==> flow/design.v <==
module MatrixMultUnit(
  input wire reset_n                      ,  
  input wire clk                          ,
  input wire dut_valid                    , 
  output wire dut_ready                   ,
  output wire                           dut__tb__sram_input_write_enable  ,
  output wire [16-1 : 0     ]   dut__tb__sram_input_write_address ,
  output wire [32-1 : 0     ]   dut__tb__sram_input_write_data    ,
  output reg  [16-1 : 0     ]   dut__tb__sram_input_read_address  , 
  input  wire [32-1 : 0     ]   tb__dut__sram_input_read_data     ,     
  output wire                           dut__tb__sram_weight_write_enable  ,
  output wire [16-1 : 0     ]   dut__tb__sram_weight_write_address ,
  output wire [32-1 : 0     ]   dut__tb__sram_weight_write_data    ,
  output reg  [16-1 : 0     ]   dut__tb__sram_weight_read_address  , 
  input  wire [32-1 : 0     ]   tb__dut__sram_weight_read_data     ,     
  output wire                           dut__tb__sram_result_write_enable  ,
  output reg  [16-1 : 0     ]   dut__tb__sram_result_write_address ,
  output wire [32-1 : 0     ]   dut__tb__sram_result_write_data    ,
  output reg  [16-1 : 0     ]   dut__tb__sram_result_read_address  , 
  input  wire [32-1 : 0     ]   tb__dut__sram_result_read_data     ,    
  output wire                           dut__tb__sram_scratchpad_write_enable  ,
  output reg  [16-1 : 0     ]   dut__tb__sram_scratchpad_write_address ,
  output wire [32-1 : 0     ]   dut__tb__sram_scratchpad_write_data    ,
  output reg  [16-1 : 0     ]   dut__tb__sram_scratchpad_read_address  , 
  input  wire [32-1 : 0     ]   tb__dut__sram_scratchpad_read_data  
);
parameter one_address_offset = 12'h1;
parameter idle_state = 4'd0;
parameter get_dimension_state = 4'd1;
parameter accumulating_state = 4'd2;
parameter writing_state = 4'd3;
parameter next_multiplication_setup_state = 4'd4;
parameter setup_multiplication_2_state = 4'd5;
parameter setup_multiplication_3_state = 4'd6;
parameter setup_multiplication_4_state = 4'd7;
parameter setup_multiplication_5_state = 4'd8;
wire my_clock; 
assign my_clock = clk; 
reg [3:0] next_state, current_state;
reg  [32-1 : 0     ]  input_data;
reg  [32-1 : 0     ]  weight_data;
reg  [32-1 : 0     ]  accumulated_result; 
wire [32-1 : 0     ]  mac_result_z;
reg [16-1 : 0     ] input_read_address_next;
reg [16-1 : 0     ] weight_read_address_next;
reg [16-1 : 0     ] result_write_address_next;
reg [16-1 : 0     ] scratchpad_write_address_next;
reg [16-1 : 0     ] next_input_matrix_first_address;
reg [16-1 : 0     ] next_weight_matrix_first_address;
reg [16-1 : 0     ] first_element_of_calculated_input_row_address;
reg [16-1 : 0     ] last_element_of_calculated_input_row_address;
reg [16-1 : 0     ] first_element_of_calculated_weight_matrix_address;
reg [16-1 : 0     ] last_element_of_calculated_weight_matrix_address;
reg [7:0] counter_total_element_in_result_matrix; 
reg [7:0] counter_go_write; 
reg [2:0] counter_next_step;
reg [1:0] counter_3_cycle;
reg [7:0] number_of_input_rows, number_of_input_cols;
reg [7:0] number_of_weight_rows, number_of_weight_cols;
assign dut__tb__sram_input_write_enable = 0;
assign dut__tb__sram_weight_write_enable = 0;
assign dut__tb__sram_input_write_address = 0;
assign dut__tb__sram_input_write_data = 0;
assign dut__tb__sram_weight_write_address = 0;
assign dut__tb__sram_weight_write_data = 0;
always @(posedge clk or negedge reset_n)begin
  if(!reset_n)
    input_read_address_next <= 0;
  else if(current_state == idle_state)
    input_read_address_next <= dut_valid ? one_address_offset : 0;
  else if(dut_valid == 1)
    input_read_address_next <= input_read_address_next + one_address_offset; 
  else if(current_state == idle_state)
    input_read_address_next <= 0;
  else if(current_state == get_dimension_state)
    input_read_address_next <= input_read_address_next + one_address_offset;
  else if((counter_next_step == 6) && (weight_read_address_next == last_element_of_calculated_weight_matrix_address + number_of_weight_cols)) 
    input_read_address_next <= last_element_of_calculated_input_row_address + one_address_offset; 
  else if((counter_next_step == 6) && (weight_read_address_next > last_element_of_calculated_weight_matrix_address))
    input_read_address_next <= first_element_of_calculated_input_row_address; 
  else if((weight_read_address_next == last_element_of_calculated_weight_matrix_address + one_address_offset) && ((current_state == accumulating_state) || (current_state == writing_state) || (current_state == get_dimension_state) || (current_state == setup_multiplication_2_state) || (current_state == setup_multiplication_3_state) || (current_state == setup_multiplication_4_state) || (current_state == setup_multiplication_5_state)))
    input_read_address_next <= last_element_of_calculated_input_row_address + one_address_offset; 
  else if((input_read_address_next == last_element_of_calculated_input_row_address + one_address_offset) && ((current_state == accumulating_state) || (current_state == writing_state) || (current_state == get_dimension_state) || (current_state == setup_multiplication_2_state) || (current_state == setup_multiplication_3_state) || (current_state == setup_multiplication_4_state) || (current_state == setup_multiplication_5_state)))
    input_read_address_next <= first_element_of_calculated_input_row_address; 
  else if((current_state == accumulating_state) || (current_state == writing_state))
    input_read_address_next <= input_read_address_next + one_address_offset;
  else if((current_state == next_multiplication_setup_state) && (counter_next_step == 2))
    input_read_address_next <= next_input_matrix_first_address;
  else if((current_state == next_multiplication_setup_state) && (counter_next_step == 3))
    input_read_address_next <= next_input_matrix_first_address;
  else if((current_state == next_multiplication_setup_state) && (counter_next_step == 4))
    input_read_address_next <= next_input_matrix_first_address;
  else if((current_state == next_multiplication_setup_state) && (counter_next_step == 5))
    input_read_address_next <= next_input_matrix_first_address;
  else 
    input_read_address_next <= input_read_address_next + one_address_offset;
end
always @(posedge clk or negedge reset_n) begin
  if(!reset_n)
    dut__tb__sram_input_read_address <= 0; 
  else if((current_state == idle_state) || (next_state == idle_state))
    dut__tb__sram_input_read_address <= 0; 
  else if(counter_next_step <= 4)
    dut__tb__sram_input_read_address <= input_read_address_next;
end
always @(posedge clk or negedge reset_n) begin
  if(!reset_n)
    dut__tb__sram_result_read_address <= 0;
  else if(current_state == idle_state)
    dut__tb__sram_result_read_address <= 0;
  else if(counter_next_step > 4)
    dut__tb__sram_result_read_address <= input_read_address_next; 
end
always @(posedge clk or negedge reset_n)begin
  if(!reset_n)
    weight_read_address_next <= 0; 
  else if(current_state == idle_state)
    weight_read_address_next <= dut_valid ? one_address_offset : 0;
  else if(dut_valid == 1)
    weight_read_address_next <= weight_read_address_next + one_address_offset;
  else if(current_state == idle_state)
    weight_read_address_next <= 0;
  else if(current_state == get_dimension_state)
    weight_read_address_next <= weight_read_address_next + one_address_offset;
  else if((counter_next_step == 6) && (weight_read_address_next == last_element_of_calculated_weight_matrix_address + number_of_weight_cols) && ((current_state == accumulating_state) || (current_state == writing_state) || (current_state == get_dimension_state) || (current_state == setup_multiplication_2_state) || (current_state == setup_multiplication_3_state) || (current_state == setup_multiplication_4_state) || (current_state == setup_multiplication_5_state)))
    weight_read_address_next <= first_element_of_calculated_weight_matrix_address;
  else if((counter_next_step == 6) && (weight_read_address_next > last_element_of_calculated_weight_matrix_address) && ((current_state == accumulating_state) || (current_state == writing_state) || (current_state == get_dimension_state) || (current_state == setup_multiplication_2_state) || (current_state == setup_multiplication_3_state) || (current_state == setup_multiplication_4_state) || (current_state == setup_multiplication_5_state)))
    weight_read_address_next <= weight_read_address_next - number_of_input_rows*(number_of_weight_cols) + one_address_offset;  
  else if(counter_next_step == 6) 
    weight_read_address_next <= weight_read_address_next + number_of_weight_cols;  
  else if((counter_next_step < 6) && (weight_read_address_next == last_element_of_calculated_weight_matrix_address + one_address_offset) && (input_read_address_next == last_element_of_calculated_input_row_address + one_address_offset)) 
    weight_read_address_next <= first_element_of_calculated_weight_matrix_address; 
  else if(input_read_address_next == last_element_of_calculated_input_row_address + one_address_offset)
    weight_read_address_next <= weight_read_address_next; 
  else if((current_state == next_multiplication_setup_state) && (counter_next_step == 2))
    weight_read_address_next <= next_weight_matrix_first_address;
  else if((current_state == next_multiplication_setup_state) && (counter_next_step == 3))
    weight_read_address_next <= next_weight_matrix_first_address;
  else if((current_state == next_multiplication_setup_state) && (counter_next_step == 4))
    weight_read_address_next <= next_weight_matrix_first_address;
  else if((current_state == next_multiplication_setup_state) && (counter_next_step == 5))
    weight_read_address_next <= next_weight_matrix_first_address;
  else 
    weight_read_address_next <= weight_read_address_next + one_address_offset;
end
always @(posedge clk or negedge reset_n) begin
  if(!reset_n)
    dut__tb__sram_weight_read_address <= 0; 
  else if((current_state == idle_state) || (next_state == idle_state))
    dut__tb__sram_weight_read_address <= 0; 
  else if(counter_next_step <= 4)
    dut__tb__sram_weight_read_address <= weight_read_address_next;
end
always @(posedge clk or negedge reset_n) begin
  if(!reset_n)
    dut__tb__sram_scratchpad_read_address <= 0;
  else if(current_state == idle_state)
    dut__tb__sram_scratchpad_read_address <= 0; 
  else if(counter_next_step > 4)
    dut__tb__sram_scratchpad_read_address <= weight_read_address_next; 
end
always @(posedge clk or negedge reset_n) begin
  if(!reset_n)
    result_write_address_next <= 0;
  else if(current_state == idle_state)
    result_write_address_next <= 0;
  else if(current_state == writing_state)
    result_write_address_next <= result_write_address_next + one_address_offset;
  else 
    result_write_address_next <= result_write_address_next;
end
always @(posedge clk or negedge reset_n) 
begin
    if (!reset_n) 
      dut__tb__sram_result_write_address <= 0;         
    else if(current_state == idle_state)
      dut__tb__sram_result_write_address <= 0; 
    else
      dut__tb__sram_result_write_address <= result_write_address_next;           
end
always @(posedge clk or negedge reset_n)begin
  if(!reset_n)
      scratchpad_write_address_next <= 0;            
  else if(current_state == idle_state)
      scratchpad_write_address_next <= 0;  
  else if(current_state == writing_state)
      scratchpad_write_address_next <= scratchpad_write_address_next + one_address_offset; 
  else 
      scratchpad_write_address_next <= scratchpad_write_address_next; 
end
always @(posedge clk or negedge reset_n)begin
  if (!reset_n) 
    dut__tb__sram_scratchpad_write_address <= 0;         
  else if(current_state == idle_state)
    dut__tb__sram_scratchpad_write_address <= 0;
  else
    dut__tb__sram_scratchpad_write_address <= scratchpad_write_address_next;           
end
always @(posedge clk or negedge reset_n) begin
  if(!reset_n)  
    first_element_of_calculated_input_row_address <= 0;
  else if(current_state == idle_state)
    first_element_of_calculated_input_row_address <= 0;
  else if(current_state == get_dimension_state) 
    first_element_of_calculated_input_row_address <= 1;
  else if((counter_next_step == 6) && (weight_read_address_next == last_element_of_calculated_weight_matrix_address + number_of_weight_cols))  
    first_element_of_calculated_input_row_address <= first_element_of_calculated_input_row_address + number_of_input_rows;
  else if((counter_next_step == 5) && (weight_read_address_next == last_element_of_calculated_weight_matrix_address + one_address_offset))
    first_element_of_calculated_input_row_address <= first_element_of_calculated_input_row_address + number_of_weight_cols;
  else if((counter_next_step < 5) && (weight_read_address_next == last_element_of_calculated_weight_matrix_address + one_address_offset))
    first_element_of_calculated_input_row_address <= first_element_of_calculated_input_row_address + number_of_input_cols;
  else if((current_state == next_multiplication_setup_state) && (counter_next_step == 2))
    first_element_of_calculated_input_row_address <= 1;
  else if((current_state == next_multiplication_setup_state) && (counter_next_step == 3))
    first_element_of_calculated_input_row_address <= 1;
  else if((current_state == next_multiplication_setup_state) && (counter_next_step == 4))
    first_element_of_calculated_input_row_address <= 0;
  else if((current_state == next_multiplication_setup_state) && (counter_next_step == 5))
    first_element_of_calculated_input_row_address <= 3*(number_of_input_rows * number_of_weight_cols);  
  else 
    first_element_of_calculated_input_row_address <= first_element_of_calculated_input_row_address;
end
always @(posedge clk or negedge reset_n) begin
  if(!reset_n)
    last_element_of_calculated_input_row_address <= 0;
  else if(current_state == idle_state)
    last_element_of_calculated_input_row_address <= 0;
  else if(current_state == get_dimension_state)
    last_element_of_calculated_input_row_address <= input_data[15:0];
  else if((counter_next_step == 6) && (weight_read_address_next == last_element_of_calculated_weight_matrix_address + number_of_weight_cols) && (input_read_address_next == last_element_of_calculated_input_row_address + one_address_offset))
    last_element_of_calculated_input_row_address <= last_element_of_calculated_input_row_address + number_of_input_rows; 
  else if((counter_next_step == 5) && (weight_read_address_next == last_element_of_calculated_weight_matrix_address + one_address_offset) && (input_read_address_next == last_element_of_calculated_input_row_address + one_address_offset))
    last_element_of_calculated_input_row_address <= last_element_of_calculated_input_row_address + number_of_weight_cols;
  else if((counter_next_step < 5) && (weight_read_address_next == last_element_of_calculated_weight_matrix_address + one_address_offset) && (input_read_address_next == last_element_of_calculated_input_row_address + one_address_offset))
    last_element_of_calculated_input_row_address <= last_element_of_calculated_input_row_address + number_of_input_cols;
  else if((current_state == next_multiplication_setup_state) && (counter_next_step == 2))
    last_element_of_calculated_input_row_address <= number_of_input_cols;
  else if((current_state == next_multiplication_setup_state) && (counter_next_step == 3))
    last_element_of_calculated_input_row_address <= number_of_input_cols; 
  else if((current_state == next_multiplication_setup_state) && (counter_next_step == 4))
    last_element_of_calculated_input_row_address <= number_of_weight_cols - 1;
  else if((current_state == next_multiplication_setup_state) && (counter_next_step == 5))
    last_element_of_calculated_input_row_address <=  (3*(number_of_input_rows * number_of_weight_cols)) + number_of_input_rows - 1;  
  else 
    last_element_of_calculated_input_row_address <= last_element_of_calculated_input_row_address;
end
always @(posedge clk or negedge reset_n) begin
  if(!reset_n)
    first_element_of_calculated_weight_matrix_address <= 0;
  else if(current_state == idle_state)
    first_element_of_calculated_weight_matrix_address <= 0;
  else if(current_state == get_dimension_state)
    first_element_of_calculated_weight_matrix_address <= 1;  
  else if((current_state == next_multiplication_setup_state) && (counter_next_step == 2))
    first_element_of_calculated_weight_matrix_address <= first_element_of_calculated_weight_matrix_address + number_of_weight_rows * number_of_weight_cols;  
  else if((current_state == next_multiplication_setup_state) && (counter_next_step == 3))
    first_element_of_calculated_weight_matrix_address <= first_element_of_calculated_weight_matrix_address + number_of_weight_rows * number_of_weight_cols;  
  else if((current_state == next_multiplication_setup_state) && (counter_next_step == 4))
    first_element_of_calculated_weight_matrix_address <= number_of_input_rows * number_of_weight_cols;  
  else if((current_state == next_multiplication_setup_state) && (counter_next_step == 5))
    first_element_of_calculated_weight_matrix_address <= first_element_of_calculated_weight_matrix_address + (number_of_input_rows * number_of_weight_cols);  
  else
    first_element_of_calculated_weight_matrix_address <= first_element_of_calculated_weight_matrix_address;
end
always @(posedge clk or negedge reset_n) begin
  if(!reset_n)
    last_element_of_calculated_weight_matrix_address <= 0;
  else if(current_state == idle_state)
    last_element_of_calculated_weight_matrix_address <= 0;
  else if(current_state == get_dimension_state)
    last_element_of_calculated_weight_matrix_address <= number_of_weight_rows * number_of_weight_cols;  
  else if((current_state == next_multiplication_setup_state) && (counter_next_step == 2))
    last_element_of_calculated_weight_matrix_address <= last_element_of_calculated_weight_matrix_address + number_of_weight_rows * number_of_weight_cols;  
  else if((current_state == next_multiplication_setup_state) && (counter_next_step == 3))
    last_element_of_calculated_weight_matrix_address <= last_element_of_calculated_weight_matrix_address + number_of_weight_rows * number_of_weight_cols;  
  else if((current_state == next_multiplication_setup_state) && (counter_next_step == 4))
    last_element_of_calculated_weight_matrix_address <= 2 * number_of_input_rows * number_of_weight_cols - 1;  
  else if((current_state == next_multiplication_setup_state) && (counter_next_step == 5))
    last_element_of_calculated_weight_matrix_address <= last_element_of_calculated_weight_matrix_address + (number_of_input_rows * number_of_weight_cols);  
  else
    last_element_of_calculated_weight_matrix_address <= last_element_of_calculated_weight_matrix_address;
end
always @(posedge clk or negedge reset_n)
begin
  if(!reset_n) 
    next_input_matrix_first_address <= 0;
  else if(current_state == idle_state)
    next_input_matrix_first_address <= 0;
  else if(current_state == get_dimension_state)
    next_input_matrix_first_address <= 1; 
  else if((current_state == next_multiplication_setup_state) && (counter_next_step == 2))
    next_input_matrix_first_address <= 1; 
  else if((current_state == next_multiplication_setup_state) && (counter_next_step == 3))
    next_input_matrix_first_address <= 0; 
  else if((current_state == next_multiplication_setup_state) && (counter_next_step == 4))
    next_input_matrix_first_address <= 3*(number_of_input_rows * number_of_weight_cols);  
  else 
    next_input_matrix_first_address <= next_input_matrix_first_address;
end
always @(posedge clk or negedge reset_n)begin
  if(!reset_n)
    next_weight_matrix_first_address <= 0;
  else if(current_state == idle_state)
    next_weight_matrix_first_address <= 0;
  else if(current_state == get_dimension_state)
    next_weight_matrix_first_address <= number_of_weight_rows * number_of_weight_cols + 1;  
  else if((current_state == next_multiplication_setup_state) && ((counter_next_step == 2)))
    next_weight_matrix_first_address <= next_weight_matrix_first_address + (number_of_weight_rows * number_of_weight_cols);  
  else if((current_state == next_multiplication_setup_state) && (counter_next_step == 3))
    next_weight_matrix_first_address <= number_of_input_rows * number_of_weight_cols;  
  else if((current_state == next_multiplication_setup_state) && (counter_next_step == 4))
    next_weight_matrix_first_address <= 2 * number_of_input_rows * number_of_weight_cols;  
  else 
    next_weight_matrix_first_address <= next_weight_matrix_first_address;
end
always @(posedge clk or negedge reset_n) 
begin
    if(!reset_n)begin
      number_of_input_rows <= 0;
      number_of_input_cols <= 0;
      number_of_weight_rows <= 0;
      number_of_weight_cols <= 0;
    end else if(current_state == idle_state)begin
      number_of_input_rows <= 0;
      number_of_input_cols <= 0;
      number_of_weight_rows <= 0;
      number_of_weight_cols <= 0;
    end else if(current_state == get_dimension_state)   begin
      number_of_input_rows <= input_data[31:16];  
      number_of_input_cols <= input_data[15:0];
      number_of_weight_rows <= weight_data[31:16];
      number_of_weight_cols <= weight_data[15:0];
    end else begin
      number_of_input_rows <= number_of_input_rows;
      number_of_input_cols <= number_of_input_cols;
      number_of_weight_rows <= number_of_weight_rows;
      number_of_weight_cols <= number_of_weight_cols;
    end        
end
always @(posedge clk or negedge reset_n)begin
  if(!reset_n)
    counter_go_write <= 0;
  else if(current_state == idle_state)
    counter_go_write <= 0; 
  else if(current_state == get_dimension_state)
    counter_go_write <= input_data[15:0] - 1;  
  else if(current_state == accumulating_state) 
    counter_go_write <= counter_go_write - 1;
  else if((current_state == writing_state) && (counter_next_step == 6))
    counter_go_write <= number_of_input_rows - 1; 
  else if((current_state == writing_state) && (counter_next_step == 5)) 
    counter_go_write <= number_of_weight_cols - 1;  
  else if((current_state == writing_state) && (counter_next_step < 5))
    counter_go_write <= number_of_input_cols - 1;
  else if(current_state == setup_multiplication_2_state)
    counter_go_write <= number_of_input_cols - 1;
  else if(current_state == setup_multiplication_3_state)
    counter_go_write <= number_of_input_cols - 1;
  else if(current_state == setup_multiplication_4_state)
    counter_go_write <= number_of_weight_cols - 1;  
  else if(current_state == setup_multiplication_5_state)
    counter_go_write <= number_of_input_rows - 1;  
  else 
    counter_go_write <= counter_go_write; 
end
always @(posedge clk or negedge reset_n) 
begin
  if(!reset_n)
    counter_total_element_in_result_matrix <= 0;
  else if (current_state == idle_state)
    counter_total_element_in_result_matrix <= 0;     
  else if (current_state == get_dimension_state)
    counter_total_element_in_result_matrix <= (input_data[31:16] * weight_data[15:0]) - 1; 
  else if (current_state == writing_state) 
    counter_total_element_in_result_matrix <= counter_total_element_in_result_matrix - 1;
  else if (current_state == setup_multiplication_2_state) 
    counter_total_element_in_result_matrix <= (number_of_input_rows * number_of_weight_cols) - 1;
  else if (current_state == setup_multiplication_3_state) 
    counter_total_element_in_result_matrix <= (number_of_input_rows * number_of_weight_cols) - 1;
  else if (current_state == setup_multiplication_4_state) 
    counter_total_element_in_result_matrix <= (number_of_input_rows * number_of_input_rows) - 1;   
  else if (current_state == setup_multiplication_5_state) 
    counter_total_element_in_result_matrix <= (number_of_input_rows * number_of_weight_cols) - 1; 
  else 
    counter_total_element_in_result_matrix <= counter_total_element_in_result_matrix;  
end
always @(posedge clk or negedge reset_n) begin
  if(!reset_n)begin
    counter_next_step <= 0;
  end else if(current_state == idle_state) begin
    counter_next_step <= 2;
  end else if(current_state == next_multiplication_setup_state)begin
    counter_next_step <= counter_next_step + 1;
  end else
    counter_next_step <= counter_next_step;
end
always @(posedge clk or negedge reset_n)begin
  if(!reset_n)
    counter_3_cycle <= 0;
  else if(current_state == idle_state) 
    counter_3_cycle <= 2;
  else if (current_state == get_dimension_state)
    counter_3_cycle <= counter_3_cycle - 1;
  else if(current_state == setup_multiplication_2_state) 
    counter_3_cycle <= counter_3_cycle - 1;
  else if(current_state == setup_multiplication_3_state) 
    counter_3_cycle <= counter_3_cycle - 1;
  else if(current_state == setup_multiplication_4_state) 
    counter_3_cycle <= counter_3_cycle - 1;
  else if(current_state == setup_multiplication_5_state) 
    counter_3_cycle <= counter_3_cycle - 1;
  else 
    counter_3_cycle <= 2;
end
always @(posedge clk or negedge reset_n) 
begin
    if(!reset_n)begin
      input_data <= 0;      
      weight_data <= 0;        
    end else if(current_state == idle_state)begin
      input_data <= 0;      
      weight_data <= 0;  
    end else if(counter_next_step <= 4)begin 
      input_data <= tb__dut__sram_input_read_data;      
      weight_data <= tb__dut__sram_weight_read_data;
    end else begin 
      input_data <= tb__dut__sram_result_read_data;      
      weight_data <= tb__dut__sram_scratchpad_read_data;
    end 
end
interger_accumulated_matrix_multiplication u1( 
  .input_data(input_data),   
  .weight_data(weight_data),  
  .accumulated_result_data(accumulated_result),
  .result_data(mac_result_z)
);
always @(posedge clk or negedge reset_n)begin
  if(!reset_n)
    accumulated_result <= 0;
  else if (current_state == idle_state)
    accumulated_result <= 0;
  else if((current_state == accumulating_state))
    accumulated_result <= mac_result_z;
  else if(current_state == writing_state)
    accumulated_result <= 0;
  else if(current_state == next_multiplication_setup_state)
    accumulated_result <= 0;
  else if(current_state == setup_multiplication_2_state)
    accumulated_result <= 0;
  else if(current_state == setup_multiplication_3_state)
    accumulated_result <= 0;
  else if(current_state == setup_multiplication_4_state)
    accumulated_result <= 0;
  else if(current_state == setup_multiplication_5_state)
    accumulated_result <= 0;
  else 
    accumulated_result <= accumulated_result;
end
assign dut__tb__sram_result_write_data = accumulated_result;
assign dut__tb__sram_result_write_enable = (current_state == writing_state) ? 1 : 0;
assign dut__tb__sram_scratchpad_write_data = accumulated_result;
assign dut__tb__sram_scratchpad_write_enable = (current_state == writing_state) ? 1 : 0;
always @(posedge clk or negedge reset_n) begin
  if(!reset_n)
    current_state <= 0;
  else 
    current_state <= next_state;
end
always @(*) begin
  case (current_state)
    idle_state:begin
      if (dut_valid == 1)  
        next_state = get_dimension_state;
      else  
        next_state = idle_state;
    end
    get_dimension_state:begin
      if(counter_3_cycle != 0)
        next_state = get_dimension_state;
      else 
        next_state = accumulating_state;
    end
    accumulating_state: begin 
      if(counter_go_write == 0)
        next_state = writing_state;
      else 
        next_state = accumulating_state;
    end
    writing_state:begin
      if(counter_total_element_in_result_matrix != 0) 
        next_state = accumulating_state;
      else 
        next_state = next_multiplication_setup_state;
    end
    next_multiplication_setup_state:begin
      if(counter_next_step == 2)
        next_state = setup_multiplication_2_state;
      else if(counter_next_step == 3)
        next_state = setup_multiplication_3_state;
      else if(counter_next_step == 4)
        next_state = setup_multiplication_4_state;
      else if(counter_next_step == 5)
        next_state = setup_multiplication_5_state;
      else if(counter_next_step == 6)
        next_state = idle_state; 
      else 
        next_state = next_multiplication_setup_state;
    end
    setup_multiplication_2_state:begin
      if(counter_3_cycle == 0) 
        next_state = accumulating_state;
      else  
        next_state = setup_multiplication_2_state;
    end
    setup_multiplication_3_state:begin
      if(counter_3_cycle == 0) 
        next_state = accumulating_state;
      else  
        next_state = setup_multiplication_3_state;
    end
    setup_multiplication_4_state:begin
      if(counter_3_cycle == 0) 
        next_state = accumulating_state;
      else  
        next_state = setup_multiplication_4_state;
    end
    setup_multiplication_5_state:begin
      if(counter_3_cycle == 0) 
        next_state = accumulating_state;
      else  
        next_state = setup_multiplication_5_state;
    end
    default: next_state = idle_state;
  endcase
end
assign dut_ready = (current_state == idle_state) ? 1:0;
endmodule
module interger_accumulated_matrix_multiplication ( 
  input wire [32-1  : 0] input_data,
  input wire [32-1  : 0] weight_data,
  input wire [32-1 : 0] accumulated_result_data,
  output wire [32-1 : 0] result_data
);
  assign result_data = (input_data * weight_data) + accumulated_result_data;
endmodule
Lab notebook: MatrixMultUnit

---- Tool chain data of MatrixMultUnit ----
Module MatrixMultUnit before and after one edit of its RTL, step after step.
Lines under "unedited" count in the file above, lines under "edited" in the edited file.
"change" is "edited" less "unedited", of the values as shown.
Cell names lack the library's common part.
A cell with -- has no value.
inputs
  design top .............................. MatrixMultUnit
  clock port .............................. clk
  standard-cell library ................... sky130hd
  corner .................................. tt_025C_1v80

---- Diff ----
The edit as a unified diff against the file above.
This change comes from a script, not from a designer. The edited design behaves differently; no optimisation was intended.
begin of diff
@@ -22,7 +22,9 @@
   output reg  [16-1 : 0     ]   dut__tb__sram_scratchpad_write_address ,
   output wire [32-1 : 0     ]   dut__tb__sram_scratchpad_write_data    ,
-  output reg  [16-1 : 0     ]   dut__tb__sram_scratchpad_read_address  , 
+  output reg  [16-1 : 0     ]   dut__tb__sram_scratchpad_read_address_pin  , 
   input  wire [32-1 : 0     ]   tb__dut__sram_scratchpad_read_data  
 );
+reg [16-1 : 0     ] dut__tb__sram_scratchpad_read_address;
+always @(posedge clk) dut__tb__sram_scratchpad_read_address_pin <= dut__tb__sram_scratchpad_read_address;
 parameter one_address_offset = 12'h1;
 parameter idle_state = 4'd0;
end of diff

---- Word-level counts ----
Yosys after proc, flatten, opt, wreduce and memory -nomap, before mapping. Memory bits, and registers merged into a memory's read port (data or address), are not among the register bits. Print and check cells are not counted.
bit counts
  what                     unedited  edited  change
  bits in registers        409       425     +16
  output and inout bits    261       261     0
  cells after elaboration  281       282     +1
cells by class
  what                   unedited  edited  change
  $lt $le $gt $ge        5         5       0
  reduce/logical cells   45        45      0
  add/sub/neg operators  37        37      0
  equal/unequal tests    17        17      0
  $mul                   9         9       0
  multiplexer cells      140       140     0
operator list
  cell                                          unedited  edited  change
  two-way mux 16 bit                            78        78      0
  two-way mux 8 bit                             25        25      0
  logical AND 1 bit                             20        20      0
  two-way mux 32 bit                            12        12      0
  adder 16 x 8 -> 16 bit                        9         9       0
  adder 16 x 1 -> 16 bit with constant B        8         8       0
  subtractor 8 x 1 -> 8 bit with constant B     8         8       0
  logical OR 1 bit                              7         7       0
  two-way mux 2 bit                             7         7       0
  two-way mux 3 bit                             7         7       0
  nonzero test 2 bit                            6         6       0
  adder 16 bit                                  5         5       0
  two-way mux 1 bit                             5         5       0
  two-way mux 4 bit                             5         5       0
  equality test 4 x 3 -> 1 bit with constant B  4         4       0
  multiplier 8 x 8 -> 16 bit                    4         4       0
  equality test 16 bit                          3         3       0
  equality test 3 bit with constant B           3         3       0
  equality test 3 x 2 -> 1 bit with constant B  2         2       0
  equality test 4 x 2 -> 1 bit with constant B  2         2       0
  logical NOT 4 bit                             2         2       0
  < comparator 3 bit with constant B            2         2       0
  nonzero test 8 bit                            2         2       0
  nonzero test 9 bit                            2         2       0
  subtractor 16 x 1 -> 16 bit with constant B   2         2       0
  adder 3 x 1 -> 3 bit with constant B          1         1       0
  adder 32 bit                                  1         1       0
  equality test 4 x 1 -> 1 bit with constant B  1         1       0
The list need not be complete.

---- Longest topological paths ----
Depth = most cells in a row (Yosys ltp): at word level without a register or memory, in the mapped netlist without a sequential cell, where the memories' decode and read muxes count.
logic depth
  what                          unedited  edited  change
  depth in word-level cells     15        15      0
  ABC_AREA                      0         0       --
  mapped depth                  34        32      -2
  mapped depth without buffers  32        31      -1

---- Synthesis result ----
Yosys stat after the flow's synthesis: flattened, memories mapped to cells. It holds for the ABC_AREA given above (unset counts as 0); a run with the other value may have another netlist.
cells by type
  cell type  unedited  edited  change
  nand2_1    1012      1086    +74
  a22o_1     58        17      -41
  o21ai_0    228       267     +39
  nand3_1    95        128     +33
  nor3_1     98        123     +25
  a211oi_1   94        116     +22
  o211ai_1   32        51      +19
  nor2_1     364       380     +16
  dfxtp_1    0         16      +16
  or2_2      27        13      -14
  o21ai_1    10        24      +14
  nand2b_1   36        23      -13
  a22oi_1    21        9       -12
  xnor2_1    320       309     -11
  o21bai_1   38        28      -10
  or3_1      25        35      +10
  a32o_1     12        2       -10
  a32oi_1    3         13      +10
The list need not be complete.
mapped netlist
  what                               unedited  edited   change
  buffer cells                       504       504      0
  cell area after synthesis (µm²)    55480.7   56198.9  +718.2
  mapped flip-flops                  414       430      +16
  sequential part of the area (µm²)  10361.2   10681.5  +320.3
  cells in the netlist               6670      6819     +149
By module: a second synthesis without flattening, with its own total; a netlist apart from the flattened one above.
second synthesis, totals
  what                                           unedited  edited   change
  cells (unflattened synthesis)                  6805      6890     +85
  area total of the unflattened synthesis (µm²)  56477.9   57696.6  +1218.7
Each row is one instance without its submodules.
modules, unedited
  module                                      area (µm²)  cells  instances
  MatrixMultUnit                              39688.1     4913   1
  interger_accumulated_matrix_multiplication  16789.9     1892   1
modules, edited
  module                                      area (µm²)  cells  instances
  MatrixMultUnit                              40906.7     4998   1
  interger_accumulated_matrix_multiplication  16789.9     1892   1

---- Path before layout ----
Source: OpenSTA report_checks on the synthesized netlist (no wires, ideal clock, input and output delay 20% of the period each), path of least setup slack; recovery checks are left aside. Register names are those of the netlist, which keeps one name where synthesis merged equal registers.
timing path after synthesis
  what                                 unedited                                                   edited                           change
  path kind                            reg-to-reg                                                 reg-to-reg                       --
  from                                 register number_of_weight_cols[2]                          register input_data[4]           --
  to                                   register last_element_of_calculated_input_row_address[15]  register accumulated_result[31]  --
  driving pins on the path             34                                                         28                               -6
  arrival (ns)                         7.221                                                      7.150                            -0.071
  clock period (ns)                    10.0                                                       10.0                             0.0
  setup time (ns)                      0.073                                                      0.128                            +0.055
  path buffers                         2                                                          3                                +1
  path delay (ns)                      7.294                                                      7.278                            -0.016
  slack (ns)                           2.706                                                      2.721                            +0.015
  time at the first pin (ns)           0.000                                                      0.000                            0.000
  period reached after synthesis (ns)  7.294                                                      7.279                            -0.015
"path delay" = arrival - input delay + setup time.
"driving pins on the path" counts driving pins, that of a launching flip-flop among them; a cell with two outputs on the path counts twice.
"period reached after synthesis" is the clock period less the worst setup slack; recovery checks do not enter. This is arithmetic on one report: input and output delays are still those of the set period (20% each).
The rows between start and end are the longest chain of elaborated cells between them; the timing report does not say that the signal goes this way. Where chains are equally long, one stands for them.
A line is the first line of the expression or statement that the cell stems from. Yosys adds cells for indexed reads and writes and turns some case tables into memories.
A register here has more assigning lines than the two given.
on the way, after synthesis, unedited
  path through ............................ dfrtp_1 -> clkbuf_1 -> clkbuf_1 -> nand2_1 -> fa_1 -> fa_1 -> inv_1 -> fa_1 -> inv_1 -> fa_1 -> inv_1 -> ha_1 -> o21ai_0 -> nor2_1 -> o21a_1 -> nor2_1 -> xnor2_1 -> ha_1 -> and2_1 -> a31oi_1 -> o21ai_0 -> nor2_1 -> xnor2_1 -> inv_1 -> ha_1 -> a21boi_0 -> a41o_1 -> o41a_1 -> a21o_1 -> a21oi_1 -> xor2_1 -> mux2i_1 -> nand2_1 -> a21oi_2
  cells in the longest elaborated chain ... 13
  elaborated cells on any way between the ends .. 20
RTL lines, path after synthesis, unedited
  what                         line  source
  from (decl)                  59    reg [7:0] number_of_weight_rows, number_of_weight_cols;
  from (assign)                332   number_of_weight_cols <= weight_data[15:0];
  from (assign)                337   number_of_weight_cols <= number_of_weight_cols;
  multiplier 8 x 8 -> 16 bit   243   last_element_of_calculated_input_row_address <=  (3*(number_of_input_rows * number_of_weight_cols)) + number_o ...
  multiplier 2 x 16 -> 16 bit  243
  adder 16 x 8 -> 16 bit       243
  subtractor 16 x 1 -> 16 bit  243
  two-way mux 16 bit           242   else if((current_state == next_multiplication_setup_state) && (counter_next_step == 5))
  two-way mux 16 bit           240   else if((current_state == next_multiplication_setup_state) && (counter_next_step == 4))
  two-way mux 16 bit           238   else if((current_state == next_multiplication_setup_state) && (counter_next_step == 3))
  two-way mux 16 bit           236   else if((current_state == next_multiplication_setup_state) && (counter_next_step == 2))
  two-way mux 16 bit           234   else if((counter_next_step < 5) && (weight_read_address_next == last_element_of_calculated_weight_matrix_addre ...
  two-way mux 16 bit           232   else if((counter_next_step == 5) && (weight_read_address_next == last_element_of_calculated_weight_matrix_addr ...
  two-way mux 16 bit           230   else if((counter_next_step == 6) && (weight_read_address_next == last_element_of_calculated_weight_matrix_addr ...
  two-way mux 16 bit           228   else if(current_state == get_dimension_state)
  two-way mux 16 bit           226   else if(current_state == idle_state)
  to (assign)                  229   last_element_of_calculated_input_row_address <= input_data[15:0];
  to (assign)                  231   last_element_of_calculated_input_row_address <= last_element_of_calculated_input_row_address + number_of_input ...
  to (decl)                    51    reg [16-1 : 0     ] last_element_of_calculated_input_row_address;
on the way, after synthesis, edited
  path through ............................ dfrtp_1 -> clkbuf_1 -> clkbuf_1 -> clkbuf_1 -> nand2_1 -> fa_1 -> inv_1 -> fa_1 -> fa_1 -> fa_1 -> fa_1 -> inv_1 -> fa_1 -> fa_1 -> inv_1 -> fa_1 -> ha_1 -> a21o_1 -> a21o_1 -> a21oi_1 -> nand2_1 -> or4_1 -> a31oi_1 -> o21bai_1 -> a31o_2 -> a21oi_1 -> xnor2_1 -> o21ai_0
  cells in the longest elaborated chain ... 4
  elaborated cells on any way between the ends .. 4
  source lines of those cells ............. 3
RTL lines, path after synthesis, edited
  what                          line  source
  from (decl)                   42    reg  [32-1 : 0     ]  input_data;
  from (assign)                 426   input_data <= tb__dut__sram_input_read_data;
  from (assign)                 429   input_data <= tb__dut__sram_result_read_data;
  multiplier 32 x 32 -> 32 bit  546   assign result_data = (input_data * weight_data) + accumulated_result_data;
  adder 32 bit                  546
  two-way mux 32 bit            444   else if((current_state == accumulating_state))
  two-way mux 32 bit            442   else if (current_state == idle_state)
  to (assign)                   445   accumulated_result <= mac_result_z;
  to (assign)                   459   accumulated_result <= accumulated_result;
  to (decl)                     44    reg  [32-1 : 0     ]  accumulated_result;

---- Worst path after layout ----
Path of least setup slack in the final report of each run of pair A (OpenROAD, finished layout, wires in). Where an end is a register, its clock arrival counts in the times.
timing path post-layout
  what                        unedited                                                   edited                           change
  path kind                   reg-to-reg                                                 reg-to-reg                       --
  from                        register number_of_weight_cols[2]                          register weight_data[3]          --
  to                          register last_element_of_calculated_input_row_address[14]  register accumulated_result[31]  --
  path buffers                2                                                          1                                -1
  arrival (ns)                8.64                                                       8.96                             +0.32
  slack (ns)                  1.94                                                       1.60                             -0.34
  clock period (ns)           10.0                                                       10.0                             0.0
  setup time (ns)             0.09                                                       0.13                             +0.04
  driving pins on the path    30                                                         26                               -4
  time at the first pin (ns)  0.68                                                       0.68                             0.00
The rows between start and end are the longest chain of elaborated cells between them; the timing report does not say that the signal goes this way. Where chains are equally long, one stands for them.
A register here has more assigning lines than the two given.
on the way, post-layout, unedited
  path through ............................ dfrtp_1 -> buf_4 -> and2_1 -> fa_1 -> fa_1 -> fa_1 -> inv_1 -> fa_1 -> inv_1 -> ha_1 -> or3_1 -> o21ai_0 -> xnor2_1 -> buf_4 -> ha_1 -> and3_1 -> a311oi_1 -> nor2b_1 -> o21ai_0 -> nand2b_1 -> xor2_1 -> inv_1 -> ha_1 -> a21oi_1 -> o21ai_0 -> xor2_1 -> o21ai_0 -> o2111ai_1 -> o211ai_1 -> a211oi_1
  cells in the longest elaborated chain ... 13
  elaborated cells on any way between the ends .. 20
RTL lines, path post-layout, unedited
  what                         line  source
  from (decl)                  59    reg [7:0] number_of_weight_rows, number_of_weight_cols;
  from (assign)                332   number_of_weight_cols <= weight_data[15:0];
  from (assign)                337   number_of_weight_cols <= number_of_weight_cols;
  multiplier 8 x 8 -> 16 bit   243   last_element_of_calculated_input_row_address <=  (3*(number_of_input_rows * number_of_weight_cols)) + number_o ...
  multiplier 2 x 16 -> 16 bit  243
  adder 16 x 8 -> 16 bit       243
  subtractor 16 x 1 -> 16 bit  243
  two-way mux 16 bit           242   else if((current_state == next_multiplication_setup_state) && (counter_next_step == 5))
  two-way mux 16 bit           240   else if((current_state == next_multiplication_setup_state) && (counter_next_step == 4))
  two-way mux 16 bit           238   else if((current_state == next_multiplication_setup_state) && (counter_next_step == 3))
  two-way mux 16 bit           236   else if((current_state == next_multiplication_setup_state) && (counter_next_step == 2))
  two-way mux 16 bit           234   else if((counter_next_step < 5) && (weight_read_address_next == last_element_of_calculated_weight_matrix_addre ...
  two-way mux 16 bit           232   else if((counter_next_step == 5) && (weight_read_address_next == last_element_of_calculated_weight_matrix_addr ...
  two-way mux 16 bit           230   else if((counter_next_step == 6) && (weight_read_address_next == last_element_of_calculated_weight_matrix_addr ...
  two-way mux 16 bit           228   else if(current_state == get_dimension_state)
  two-way mux 16 bit           226   else if(current_state == idle_state)
  to (assign)                  229   last_element_of_calculated_input_row_address <= input_data[15:0];
  to (assign)                  231   last_element_of_calculated_input_row_address <= last_element_of_calculated_input_row_address + number_of_input ...
  to (decl)                    51    reg [16-1 : 0     ] last_element_of_calculated_input_row_address;
on the way, post-layout, edited
  path through ............................ dfrtp_1 -> buf_4 -> nand2_1 -> fa_1 -> fa_1 -> fa_1 -> inv_1 -> fa_1 -> fa_1 -> inv_1 -> fa_1 -> fa_1 -> inv_1 -> fa_1 -> ha_1 -> a21o_1 -> a21o_1 -> a21oi_1 -> nand2_1 -> or4_1 -> a31oi_1 -> o21bai_1 -> a31o_2 -> a21oi_1 -> xnor2_1 -> o21ai_0
  cells in the longest elaborated chain ... 4
  elaborated cells on any way between the ends .. 4
  source lines of those cells ............. 3
RTL lines, path post-layout, edited
  what                          line  source
  from (decl)                   43    reg  [32-1 : 0     ]  weight_data;
  from (assign)                 427   weight_data <= tb__dut__sram_weight_read_data;
  from (assign)                 430   weight_data <= tb__dut__sram_scratchpad_read_data;
  multiplier 32 x 32 -> 32 bit  546   assign result_data = (input_data * weight_data) + accumulated_result_data;
  adder 32 bit                  546
  two-way mux 32 bit            444   else if((current_state == accumulating_state))
  two-way mux 32 bit            442   else if (current_state == idle_state)
  to (assign)                   445   accumulated_result <= mac_result_z;
  to (assign)                   459   accumulated_result <= accumulated_result;
  to (decl)                     44    reg  [32-1 : 0     ]  accumulated_result;

---- Flow runs ----
Both versions went through the flow (Yosys, OpenROAD) with the same settings in each pair. Constraints: input delay and output delay 20% of the set period each, output load 0.01 pF.
flow settings, pair A
  CORE_UTILIZATION ........................ 40
  period_ns ............................... 10.0
  CAP_MARGIN .............................. 20
  CORE_MARGIN ............................. 2
  SLEW_MARGIN ............................. 20
final reports, pair A
  what                                unedited  edited    change
  synthesis area (µm²)                55480.7   56198.9   +718.2
  post-route worst hold slack (ns)    0.444     0.365     -0.079
  utilization after layout (%)        45.0      44.7      -0.3
  overall die area (µm²)              141696.0  143512.0  +1816.0
  setup slack of the worst path (ns)  1.943     1.599     -0.344
  sum of negative setup slack (ns)    0.000     0.000     0.000
